==> flow/design.v <==
`timescale 1ns / 1ps
module compression(
    input [31:0] Ki, Wi,
    input [31:0] ain, bin, cin, din, ein, fin, gin, hin,
    output [31:0] aout, bout, cout, dout, eout, fout, gout, hout
    );
    wire [31:0] S0, S1, T1, T2, Ch_efg, Maj_abc;
    assign S0 = ({ain[1:0],ain[31:2]}) ^ ({ain[12:0],ain[31:13]}) ^ ({ain[21:0],ain[31:22]});
    assign S1 = ({ein[5:0],ein[31:6]}) ^ ({ein[10:0],ein[31:11]}) ^ ({ein[24:0],ein[31:25]});
    assign Maj_abc = (ain & bin) ^ (ain & cin) ^ (bin & cin);
    assign Ch_efg = (ein & fin) ^ (~ein & gin);
    assign T1 = hin + S1 + Ch_efg + Ki + Wi;
    assign T2 = S0 + Maj_abc;
    assign aout = T1 + T2;
    assign bout = ain;
    assign cout = bin;
    assign dout = cin;
    assign eout = din + T1;
    assign fout = ein;
    assign gout = fin;
    assign hout = gin;
endmodule
`timescale 1ns / 1ps
module sigma0(
    input [31:0] X,
    output [31:0] Y
    );
    assign Y = {X[6:0], X[31:7]} ^ {X[17:0], X[31:18]} ^ {3'b000, X[31:3]};
endmodule
module sigma1(
    input [31:0] X,
    output [31:0] Y
    );
    assign Y = {X[16:0], X[31:17]} ^ {X[18:0], X[31:19]} ^ {10'b0000000000, X[31:10]};
endmodule
module expander(
    input [31:0] Wm16, Wm15, Wm7, Wm2,
    output [31:0] Wnext
    );
    wire [31:0] sigmaL0Out, sigmaL1Out;
    sigma0 s0(.X(Wm15), .Y(sigmaL0Out));
    sigma1 s1(.X(Wm2), .Y(sigmaL1Out));
    assign Wnext = sigmaL1Out + Wm7 + sigmaL0Out + Wm16;
endmodule
`timescale 1ns / 1ps
module sha256_core(
    input clk, rst_n,
    input start,                
    input init,                 
    input [511:0] block,        
    output reg ready,
    output reg done,
    output [255:0] hash
    );
    localparam
        H01 = 32'h6A09E667,
        H02 = 32'hBB67AE85,
        H03 = 32'h3C6EF372,
        H04 = 32'hA54FF53A,
        H05 = 32'h510E527F,
        H06 = 32'h9B05688C,
        H07 = 32'h1F83D9AB,
        H08 = 32'h5BE0CD19;
    reg [31:0] H0, H1, H2, H3, H4, H5, H6, H7;
    reg [31:0] a, b, c, d, e, f, g, h;
    reg [31:0] W [0:15];
    reg [6:0] counter;
    reg busy;
    reg [31:0] Ki;
    always @(*)
        begin
            case(counter[5:0])
            6'd0:  Ki = 32'h428a2f98; 6'd1:  Ki = 32'h71374491; 6'd2:  Ki = 32'hb5c0fbcf; 6'd3:  Ki = 32'he9b5dba5;
            6'd4:  Ki = 32'h3956c25b; 6'd5:  Ki = 32'h59f111f1; 6'd6:  Ki = 32'h923f82a4; 6'd7:  Ki = 32'hab1c5ed5;
            6'd8:  Ki = 32'hd807aa98; 6'd9:  Ki = 32'h12835b01; 6'd10: Ki = 32'h243185be; 6'd11: Ki = 32'h550c7dc3;
            6'd12: Ki = 32'h72be5d74; 6'd13: Ki = 32'h80deb1fe; 6'd14: Ki = 32'h9bdc06a7; 6'd15: Ki = 32'hc19bf174;
            6'd16: Ki = 32'he49b69c1; 6'd17: Ki = 32'hefbe4786; 6'd18: Ki = 32'h0fc19dc6; 6'd19: Ki = 32'h240ca1cc;
            6'd20: Ki = 32'h2de92c6f; 6'd21: Ki = 32'h4a7484aa; 6'd22: Ki = 32'h5cb0a9dc; 6'd23: Ki = 32'h76f988da;
            6'd24: Ki = 32'h983e5152; 6'd25: Ki = 32'ha831c66d; 6'd26: Ki = 32'hb00327c8; 6'd27: Ki = 32'hbf597fc7;
            6'd28: Ki = 32'hc6e00bf3; 6'd29: Ki = 32'hd5a79147; 6'd30: Ki = 32'h06ca6351; 6'd31: Ki = 32'h14292967;
            6'd32: Ki = 32'h27b70a85; 6'd33: Ki = 32'h2e1b2138; 6'd34: Ki = 32'h4d2c6dfc; 6'd35: Ki = 32'h53380d13;
            6'd36: Ki = 32'h650a7354; 6'd37: Ki = 32'h766a0abb; 6'd38: Ki = 32'h81c2c92e; 6'd39: Ki = 32'h92722c85;
            6'd40: Ki = 32'ha2bfe8a1; 6'd41: Ki = 32'ha81a664b; 6'd42: Ki = 32'hc24b8b70; 6'd43: Ki = 32'hc76c51a3;
            6'd44: Ki = 32'hd192e819; 6'd45: Ki = 32'hd6990624; 6'd46: Ki = 32'hf40e3585; 6'd47: Ki = 32'h106aa070;
            6'd48: Ki = 32'h19a4c116; 6'd49: Ki = 32'h1e376c08; 6'd50: Ki = 32'h2748774c; 6'd51: Ki = 32'h34b0bcb5;
            6'd52: Ki = 32'h391c0cb3; 6'd53: Ki = 32'h4ed8aa4a; 6'd54: Ki = 32'h5b9cca4f; 6'd55: Ki = 32'h682e6ff3;
            6'd56: Ki = 32'h748f82ee; 6'd57: Ki = 32'h78a5636f; 6'd58: Ki = 32'h84c87814; 6'd59: Ki = 32'h8cc70208;
            6'd60: Ki = 32'h90befffa; 6'd61: Ki = 32'ha4506ceb; 6'd62: Ki = 32'hbef9a3f7; default: Ki = 32'hc67178f2;
            endcase
        end
    wire [31:0] an, bn, cn, dn, en, fn, gn, hn;
    wire [31:0] Wnext;
    compression u_compression(
        .Ki(Ki), .Wi(W[0]),
        .ain(a), .bin(b), .cin(c), .din(d), .ein(e), .fin(f), .gin(g), .hin(h),
        .aout(an), .bout(bn), .cout(cn), .dout(dn), .eout(en), .fout(fn), .gout(gn), .hout(hn)
        );
    expander u_expander(
        .Wm16(W[0]), .Wm15(W[1]), .Wm7(W[9]), .Wm2(W[14]),
        .Wnext(Wnext)
        );
    assign hash = {H0, H1, H2, H3, H4, H5, H6, H7};
    integer i;
    always @(posedge clk)
        begin
            if (~rst_n)
                begin
                    H0 <= H01; H1 <= H02; H2 <= H03; H3 <= H04;
                    H4 <= H05; H5 <= H06; H6 <= H07; H7 <= H08;
                    counter <= 0;
                    busy <= 0;
                    ready <= 1;
                    done <= 0;
                end
            else
                begin
                    done <= 0;
                    if (ready && start)
                        begin
                            if (init)
                                begin
                                    H0 <= H01; H1 <= H02; H2 <= H03; H3 <= H04;
                                    H4 <= H05; H5 <= H06; H6 <= H07; H7 <= H08;
                                    a <= H01; b <= H02; c <= H03; d <= H04;
                                    e <= H05; f <= H06; g <= H07; h <= H08;
                                end
                            else
                                begin
                                    a <= H0; b <= H1; c <= H2; d <= H3;
                                    e <= H4; f <= H5; g <= H6; h <= H7;
                                end
                            for (i = 0; i < 16; i = i + 1)
                                W[i] <= block[511-32*i -: 32];
                            counter <= 0;
                            busy <= 1;
                            ready <= 0;
                        end
                    else if (busy)
                        begin
                            if (counter == 64)
                                begin
                                    H0 <= H0 + a; H1 <= H1 + b; H2 <= H2 + c; H3 <= H3 + d;
                                    H4 <= H4 + e; H5 <= H5 + f; H6 <= H6 + g; H7 <= H7 + h;
                                    busy <= 0;
                                    ready <= 1;
                                    done <= 1;
                                end
                            else
                                begin
                                    a <= an; b <= bn; c <= cn; d <= dn;
                                    e <= en; f <= fn; g <= gn; h <= hn;
                                    for (i = 0; i < 15; i = i + 1)
                                        W[i] <= W[i+1];
                                    W[15] <= Wnext;
                                    counter <= counter + 1;
                                end
                        end
                end
        end
endmodule
From RTL to reports: sha256_core
What the tools print for sha256_core, step after step. Line numbers count from 1 in the design file above. Cell names lack the library's common part. Not given: n/a

Design top: sha256_core. Clock port: clk. Library: sky130hd. Library corner: tt_025C_1v80.

After elaboration
Counts by Yosys on the flattened word-level netlist (proc, flatten, opt, wreduce). Print and check cells are left out. Cells with the same type and inputs are merged into one. Yosys's memory passes give these memory sizes; they may raise the number of words (mostly to a power of two), join words into wider ones and drop unused or constant bits.

The figure for memories is 1. Under output and inout port bits stands 258. ROM bits: 2048. The entry for word-level cells reads 199. The figure for flip-flop bits (word level) is 1034. For word width x clocked read ports the number is 32.

Memory list: (no name shown) (depth 64, width 32, rd ports 1, wr ports 0, line 72) `case(counter[5:0])`.

For equal/unequal tests the number is 2. For reductions and logical operators the number is 8. Bitwise operators: 20. The figure for add/subtract/negate cells is 19. For muxes and demuxes the number is 113.

Operators with widths (number): 32-bit two-way mux (104); 32-bit adder (18); 32-bit XOR (9); 32-bit bitwise AND (5); 32-bit by 22-bit XOR with 32-bit output (1); 32-bit by 29-bit XOR with 32-bit output (1); 32-bit NOT (1); 6-bit two-way mux (2); 7-bit by 1-bit adder with 7-bit output with constant B (1); 7-bit == test with constant B (1); 1-bit two-way mux (7); 2-bit AND reduction (2); 2-bit nonzero test (2); 1-bit NOT (3); 3-bit AND reduction (1); 3-bit OR reduction (1); 2-bit inequality test with constant B (1); 2-bit OR reduction (1); 1-bit logical AND (1).

Logic depth
Longest topological path by Yosys (ltp), each cell counted once; first at word level (registers and memories cut), then after technology mapping (sequential cells cut; the memories' decode and read muxes count).

The figure for depth after elaboration is 10. ABC_AREA: 0. Under depth in mapped cells stands 32. Gate-level depth less buffers: 31.

Netlist
Yosys stat after the flow's synthesis: flattened, memories mapped to cells. It holds for the ABC_AREA given above (unset counts as 0); a run with the other value may have another netlist. Totals and module areas in this step are rounded.

Cells by type: edfxtp_1 (number 768, total area 2.31E+04 µm²); nand2_1 (number 2107, total area 7.91E+03 µm²); dfxtp_1 (number 298, total area 5.97E+03 µm²); ha_1 (number 390, total area 4879.68 µm²); fa_1 (number 195, total area 3.9E+03 µm²); xnor2_1 (number 362, total area 3.17E+03 µm²); o21ai_0 (number 589, total area 2.95E+03 µm²); a21oi_1 (number 496, total area 2.48E+03 µm²); inv_1 (number 524, total area 1.97E+03 µm²); xor2_1 (number 198, total area 1.73E+03 µm²); clkbuf_1 (number 415, total area 1.56E+03 µm²); a21o_1 (number 194, total area 1.46E+03 µm²); nor2_1 (number 374, total area 1.4E+03 µm²); nand3b_1 (number 120, total area 900.864 µm²); nor3_1 (number 175, total area 875.84 µm²); nand3_1 (number 152, total area 760.73 µm²); o21a_1 (number 69, total area 517.997 µm²); a211oi_1 (number 56, total area 420.403 µm²).

Other cell types: 72; their cells: 744.

The entry for chip area (Yosys) reads 71500 µm². Under sequential part of the area stands 29000 µm². Under buffer cells stands 441. The figure for mapped cells is 8226. The figure for flip-flop cells is 1066.

By module: a second synthesis without flattening, with its own total; a netlist apart from the flattened one above.

For cell total of the unflattened synthesis the number is 8433. The figure for area (unflattened synthesis) is 74000 µm².

Rows give one instance, submodules left out.

By module: sha256_core (sequential area 29000 µm², times used 1, cells 6648, area 58500 µm²); compression (sequential area 0.0 µm², times used 1, cells 1258, area 10600 µm²); expander (sequential area 0.0 µm², times used 1, cells 463, area 3570 µm²); sigma0 (sequential area 0.0 µm², times used 1, cells 32, area 731 µm²); sigma1 (sequential area 0.0 µm², times used 1, cells 32, area 611 µm²).

Path before layout
Source: OpenSTA report_checks on the synthesized netlist (no wires, ideal clock, input and output delay 20% of the period each), path of least setup slack; recovery checks are left aside. Register names are those of the netlist, which keeps one name where synthesis merged equal registers.

Path type: input port to flip-flop. Start: in rst_n. End: reg W[0][0]. The entry for path delay reads 39281 ps. Required time: 5838 ps. The figure for data arrival time is 38719 ps. The figure for clock period is 8000 ps. Setup slack: -32880 ps. For driving pins on the path the number is 3. For launch time at the first pin the number is 1600 ps. The figure for period reached after synthesis is 40880 ps.

"path delay" = arrival - input delay + setup time. "driving pins on the path": output pins that drive a net of the path, with the launching flip-flop's if there is one; two outputs of one cell count as two. "period reached after synthesis" is the clock period less the worst setup slack; recovery checks do not enter. This is arithmetic on one report: input and output delays are still those of the set period (20% each). Between the ends stands the longest chain of elaborated cells between them, by number of cells; it is not shown to be the way that was timed. Of several equally long chains one is given. A line is the first line of the expression or statement that the cell stems from. Yosys adds cells for indexed reads and writes and turns some case tables into memories.

Cell sequence: clkinv_1 -> clkbuf_1 -> a21oi_1. Under cells in the longest elaborated chain stands 1. For elaborated cells between the ends (all ways) the number is 1.

RTL lines, path post-synthesis: from (decl) (line 47) `input clk, rst_n,`; 3-bit AND reduction; to (assign) (line 133) `W[i] <= block[511-32*i -: 32];`; to (assign) (line 153) `W[i] <= W[i+1];`; to (decl) (line 66) `reg [31:0] W [0:15];`.

Worst path after layout
From the final timing report of flow run 1: the path of least setup slack in the routed layout; clock arrival at registers is part of the times. The report prints the path's times to 10 ps; the period is as set.

Path type: flip-flop to flip-flop. Start: reg e[11]. End: reg a[30]. The figure for clock period is 12300 ps. Required time: 12850 ps. For launch time at the first pin the number is 780 ps. For driving pins on the path the number is 28. Setup slack: 3960 ps. The figure for data arrival time is 8890 ps.

Between the ends stands the longest chain of elaborated cells between them, by number of cells; it is not shown to be the way that was timed. Of several equally long chains one is given. At most two assigning lines are given for a register; there are more.

Cell sequence: edfxtp_1 -> mux2i_1 -> fa_1 -> inv_1 -> fa_1 -> inv_1 -> fa_1 -> inv_1 -> ha_1 -> and3_1 -> a221oi_2 -> o21ai_0 -> a21oi_1 -> o21ai_0 -> a21o_1 -> a21o_1 -> a21oi_1 -> xnor2_1 -> inv_1 -> fa_1 -> inv_1 -> ha_1 -> nand4_1 -> o41ai_1 -> a221oi_1 -> a21oi_1 -> xnor2_1 -> o21ai_0. Under cells in the longest elaborated chain stands 10. For elaborated cells between the ends (all ways) the number is 14.

RTL lines, path after layout: from (decl) (line 65) `reg [31:0] a, b, c, d, e, f, g, h;`; from (assign) (line 125) `e <= H05; f <= H06; g <= H07; h <= H08;`; from (assign) (line 151) `e <= en; f <= fn; g <= gn; h <= hn;`; 32-bit XOR x2 (line 9) `assign S1 = ({ein[5:0],ein[31:6]}) ^ ({ein[10:0],ein[31:11]}) ^ ({ein[24:0],ein[31:25]});`; 32-bit adder x4 (line 12) `assign T1 = hin + S1 + Ch_efg + Ki + Wi;`; 32-bit adder (line 14) `assign aout = T1 + T2;`; 32-bit two-way mux (line 140) `if (counter == 64)`; 32-bit two-way mux (line 138) `else if (busy)`; 32-bit two-way mux (line 118) `if (ready && start)`; to (assign) (line 124) `a <= H01; b <= H02; c <= H03; d <= H04;`; to (assign) (line 150) `a <= an; b <= bn; c <= cn; d <= dn;`; to (decl) (line 65).

Data sheet: physical implementation of sha256_core

Measured results for sha256_core: 4 stored runs of the Yosys and OpenROAD flow on sky130hd. The settings differ; the order carries no meaning. The constraints put input and output delay at 20% of the set period each and load the outputs with 0.01 pF. "reached clock period" means the clock period less the worst setup slack. The figure is calculated, with input and output delays left at 20% of the set period. "critical path time" is the time allowed to the run's worst setup path (the clock period less input and output delay, where it has them) less its slack. Clock arrival times count: a late capture clock shortens it, a late launch clock lengthens it. "critical path time" is given in steps of 10 ps. Measured values are rounded.

Files of flow run 1:
==> flow/run.sh <==
#!/bin/bash
# the make line also repeats the synthesis and layout settings of config.mk as NAME=value (left out here)
make -C /OpenROAD-flow-scripts/flow DESIGN_CONFIG=/design/flow/config.mk WORK_HOME=/design/flow/orfs CLKGATE_MAP_FILE= finish
==> flow/config.mk <==
export PLATFORM = sky130hd
export DESIGN_NAME = sha256_core
export DESIGN_NICKNAME = sha256_core
export VERILOG_FILES = /design/flow/design.v
export SDC_FILE = /design/flow/constraint.sdc
export NUM_CORES = 4
export LEC_CHECK = 0
export CAP_MARGIN = 20
export CELL_PAD_IN_SITES_DETAIL_PLACEMENT = 2
export CELL_PAD_IN_SITES_GLOBAL_PLACEMENT = 3
export CORE_ASPECT_RATIO = 0.66
export CORE_MARGIN = 5
export CORE_UTILIZATION = 40
export CTS_CLUSTER_DIAMETER = 192
export CTS_CLUSTER_SIZE = 61
export GPL_TIMING_DRIVEN = 1
export PLACE_DENSITY_LB_ADDON = 0.04
export SETUP_SLACK_MARGIN = 1.52
export SLEW_MARGIN = 25
==> flow/constraint.sdc <==
create_clock -name core_clock -period 12.3 [get_ports {clk}]
set_input_delay 2.4600 -clock core_clock [delete_from_list [all_inputs] [get_ports {clk}]]
set_output_delay 2.4600 -clock core_clock [all_outputs]
set_load 0.01 [all_outputs]

Results of flow run 1. The standard-cell area after routing is 82200 µm². The setup slack of the critical path reads 3960 ps. The critical path time is 8340 ps. Worst setup path kind: flip-flop to flip-flop. The cell area after synthesis reads 71500 µm². The reached clock period is 8341 ps. The smallest hold slack reads 529 ps. The die footprint is 187000 µm². The final design utilization comes to 46.1%. The sum of negative setup slack reads 0 ps.

Files of flow run 2:
==> flow/run.sh <==
#!/bin/bash
# the make line also repeats the synthesis and layout settings of config.mk as NAME=value (left out here)
make -C /OpenROAD-flow-scripts/flow DESIGN_CONFIG=/design/flow/config.mk WORK_HOME=/design/flow/orfs CLKGATE_MAP_FILE= finish
==> flow/config.mk <==
export PLATFORM = sky130hd
export DESIGN_NAME = sha256_core
export DESIGN_NICKNAME = sha256_core
export VERILOG_FILES = /design/flow/design.v
export SDC_FILE = /design/flow/constraint.sdc
export NUM_CORES = 4
export LEC_CHECK = 0
export CAP_MARGIN = 20
export CELL_PAD_IN_SITES_GLOBAL_PLACEMENT = 1
export CORE_MARGIN = 5
export CORE_UTILIZATION = 57
export CTS_CLUSTER_DIAMETER = 139
export PLACE_DENSITY_LB_ADDON = 0.18
export SETUP_SLACK_MARGIN = 0.84
export SLEW_MARGIN = 30
==> flow/constraint.sdc <==
create_clock -name core_clock -period 7.0 [get_ports {clk}]
set_input_delay 1.4000 -clock core_clock [delete_from_list [all_inputs] [get_ports {clk}]]
set_output_delay 1.4000 -clock core_clock [all_outputs]
set_load 0.01 [all_outputs]

Results of flow run 2. The standard-cell area after routing is 86800 µm². The setup slack of the critical path reads 40 ps. The critical path time is 6960 ps. Worst setup path kind: flip-flop to flip-flop. The cell area after synthesis reads 71500 µm². The reached clock period is 6960 ps. The smallest hold slack reads 498 ps. The die footprint is 133000 µm². The final design utilization comes to 69.4%. The sum of negative setup slack reads 0 ps.

Files of flow run 3:
==> flow/run.sh <==
#!/bin/bash
# the make line also repeats the synthesis and layout settings of config.mk as NAME=value (left out here)
make -C /OpenROAD-flow-scripts/flow DESIGN_CONFIG=/design/flow/config.mk WORK_HOME=/design/flow/orfs CLKGATE_MAP_FILE= finish
==> flow/config.mk <==
export PLATFORM = sky130hd
export DESIGN_NAME = sha256_core
export DESIGN_NICKNAME = sha256_core
export VERILOG_FILES = /design/flow/design.v
export SDC_FILE = /design/flow/constraint.sdc
export NUM_CORES = 4
export LEC_CHECK = 0
export ABC_AREA = 0
export CAP_MARGIN = 20
export CELL_PAD_IN_SITES_GLOBAL_PLACEMENT = 2
export CORE_MARGIN = 5
export CORE_UTILIZATION = 39
export GPL_TIMING_DRIVEN = 0
export MIN_ROUTING_LAYER = met1
export PLACE_DENSITY_LB_ADDON = 0.1
export SETUP_SLACK_MARGIN = 1.48
export SLEW_MARGIN = 20
export TNS_END_PERCENT = 35
==> flow/constraint.sdc <==
create_clock -name core_clock -period 10.2 [get_ports {clk}]
set_input_delay 2.0400 -clock core_clock [delete_from_list [all_inputs] [get_ports {clk}]]
set_output_delay 2.0400 -clock core_clock [all_outputs]
set_load 0.01 [all_outputs]

Results of flow run 3. The standard-cell area after routing is 88200 µm². The setup slack of the critical path reads 1480 ps. The critical path time is 8720 ps. Worst setup path kind: flip-flop to flip-flop. The cell area after synthesis reads 71500 µm². The reached clock period is 8719 ps. The smallest hold slack reads 507 ps. The die footprint is 192000 µm². The final design utilization comes to 48.3%. The sum of negative setup slack reads 0 ps.

Files of flow run 4:
==> flow/run.sh <==
#!/bin/bash
# the make line also repeats the synthesis and layout settings of config.mk as NAME=value (left out here)
make -C /OpenROAD-flow-scripts/flow DESIGN_CONFIG=/design/flow/config.mk WORK_HOME=/design/flow/orfs CLKGATE_MAP_FILE= finish
==> flow/config.mk <==
export PLATFORM = sky130hd
export DESIGN_NAME = sha256_core
export DESIGN_NICKNAME = sha256_core
export VERILOG_FILES = /design/flow/design.v
export SDC_FILE = /design/flow/constraint.sdc
export NUM_CORES = 4
export LEC_CHECK = 0
export CAP_MARGIN = 20
export CORE_MARGIN = 2
export CORE_UTILIZATION = 40
export PLACE_DENSITY = 0.6
export SLEW_MARGIN = 20
==> flow/constraint.sdc <==
create_clock -name core_clock -period 7.7 [get_ports {clk}]
set_input_delay 1.5400 -clock core_clock [delete_from_list [all_inputs] [get_ports {clk}]]
set_output_delay 1.5400 -clock core_clock [all_outputs]
set_load 0.01 [all_outputs]

Results of flow run 4. The standard-cell area after routing is 86300 µm². The setup slack of the critical path reads 298 ps. The critical path time is 7400 ps. Worst setup path kind: flip-flop to flip-flop. The cell area after synthesis reads 71500 µm². The reached clock period is 7402 ps. The smallest hold slack reads 501 ps. The die footprint is 182000 µm². The final design utilization comes to 48.5%. The sum of negative setup slack reads 0 ps.
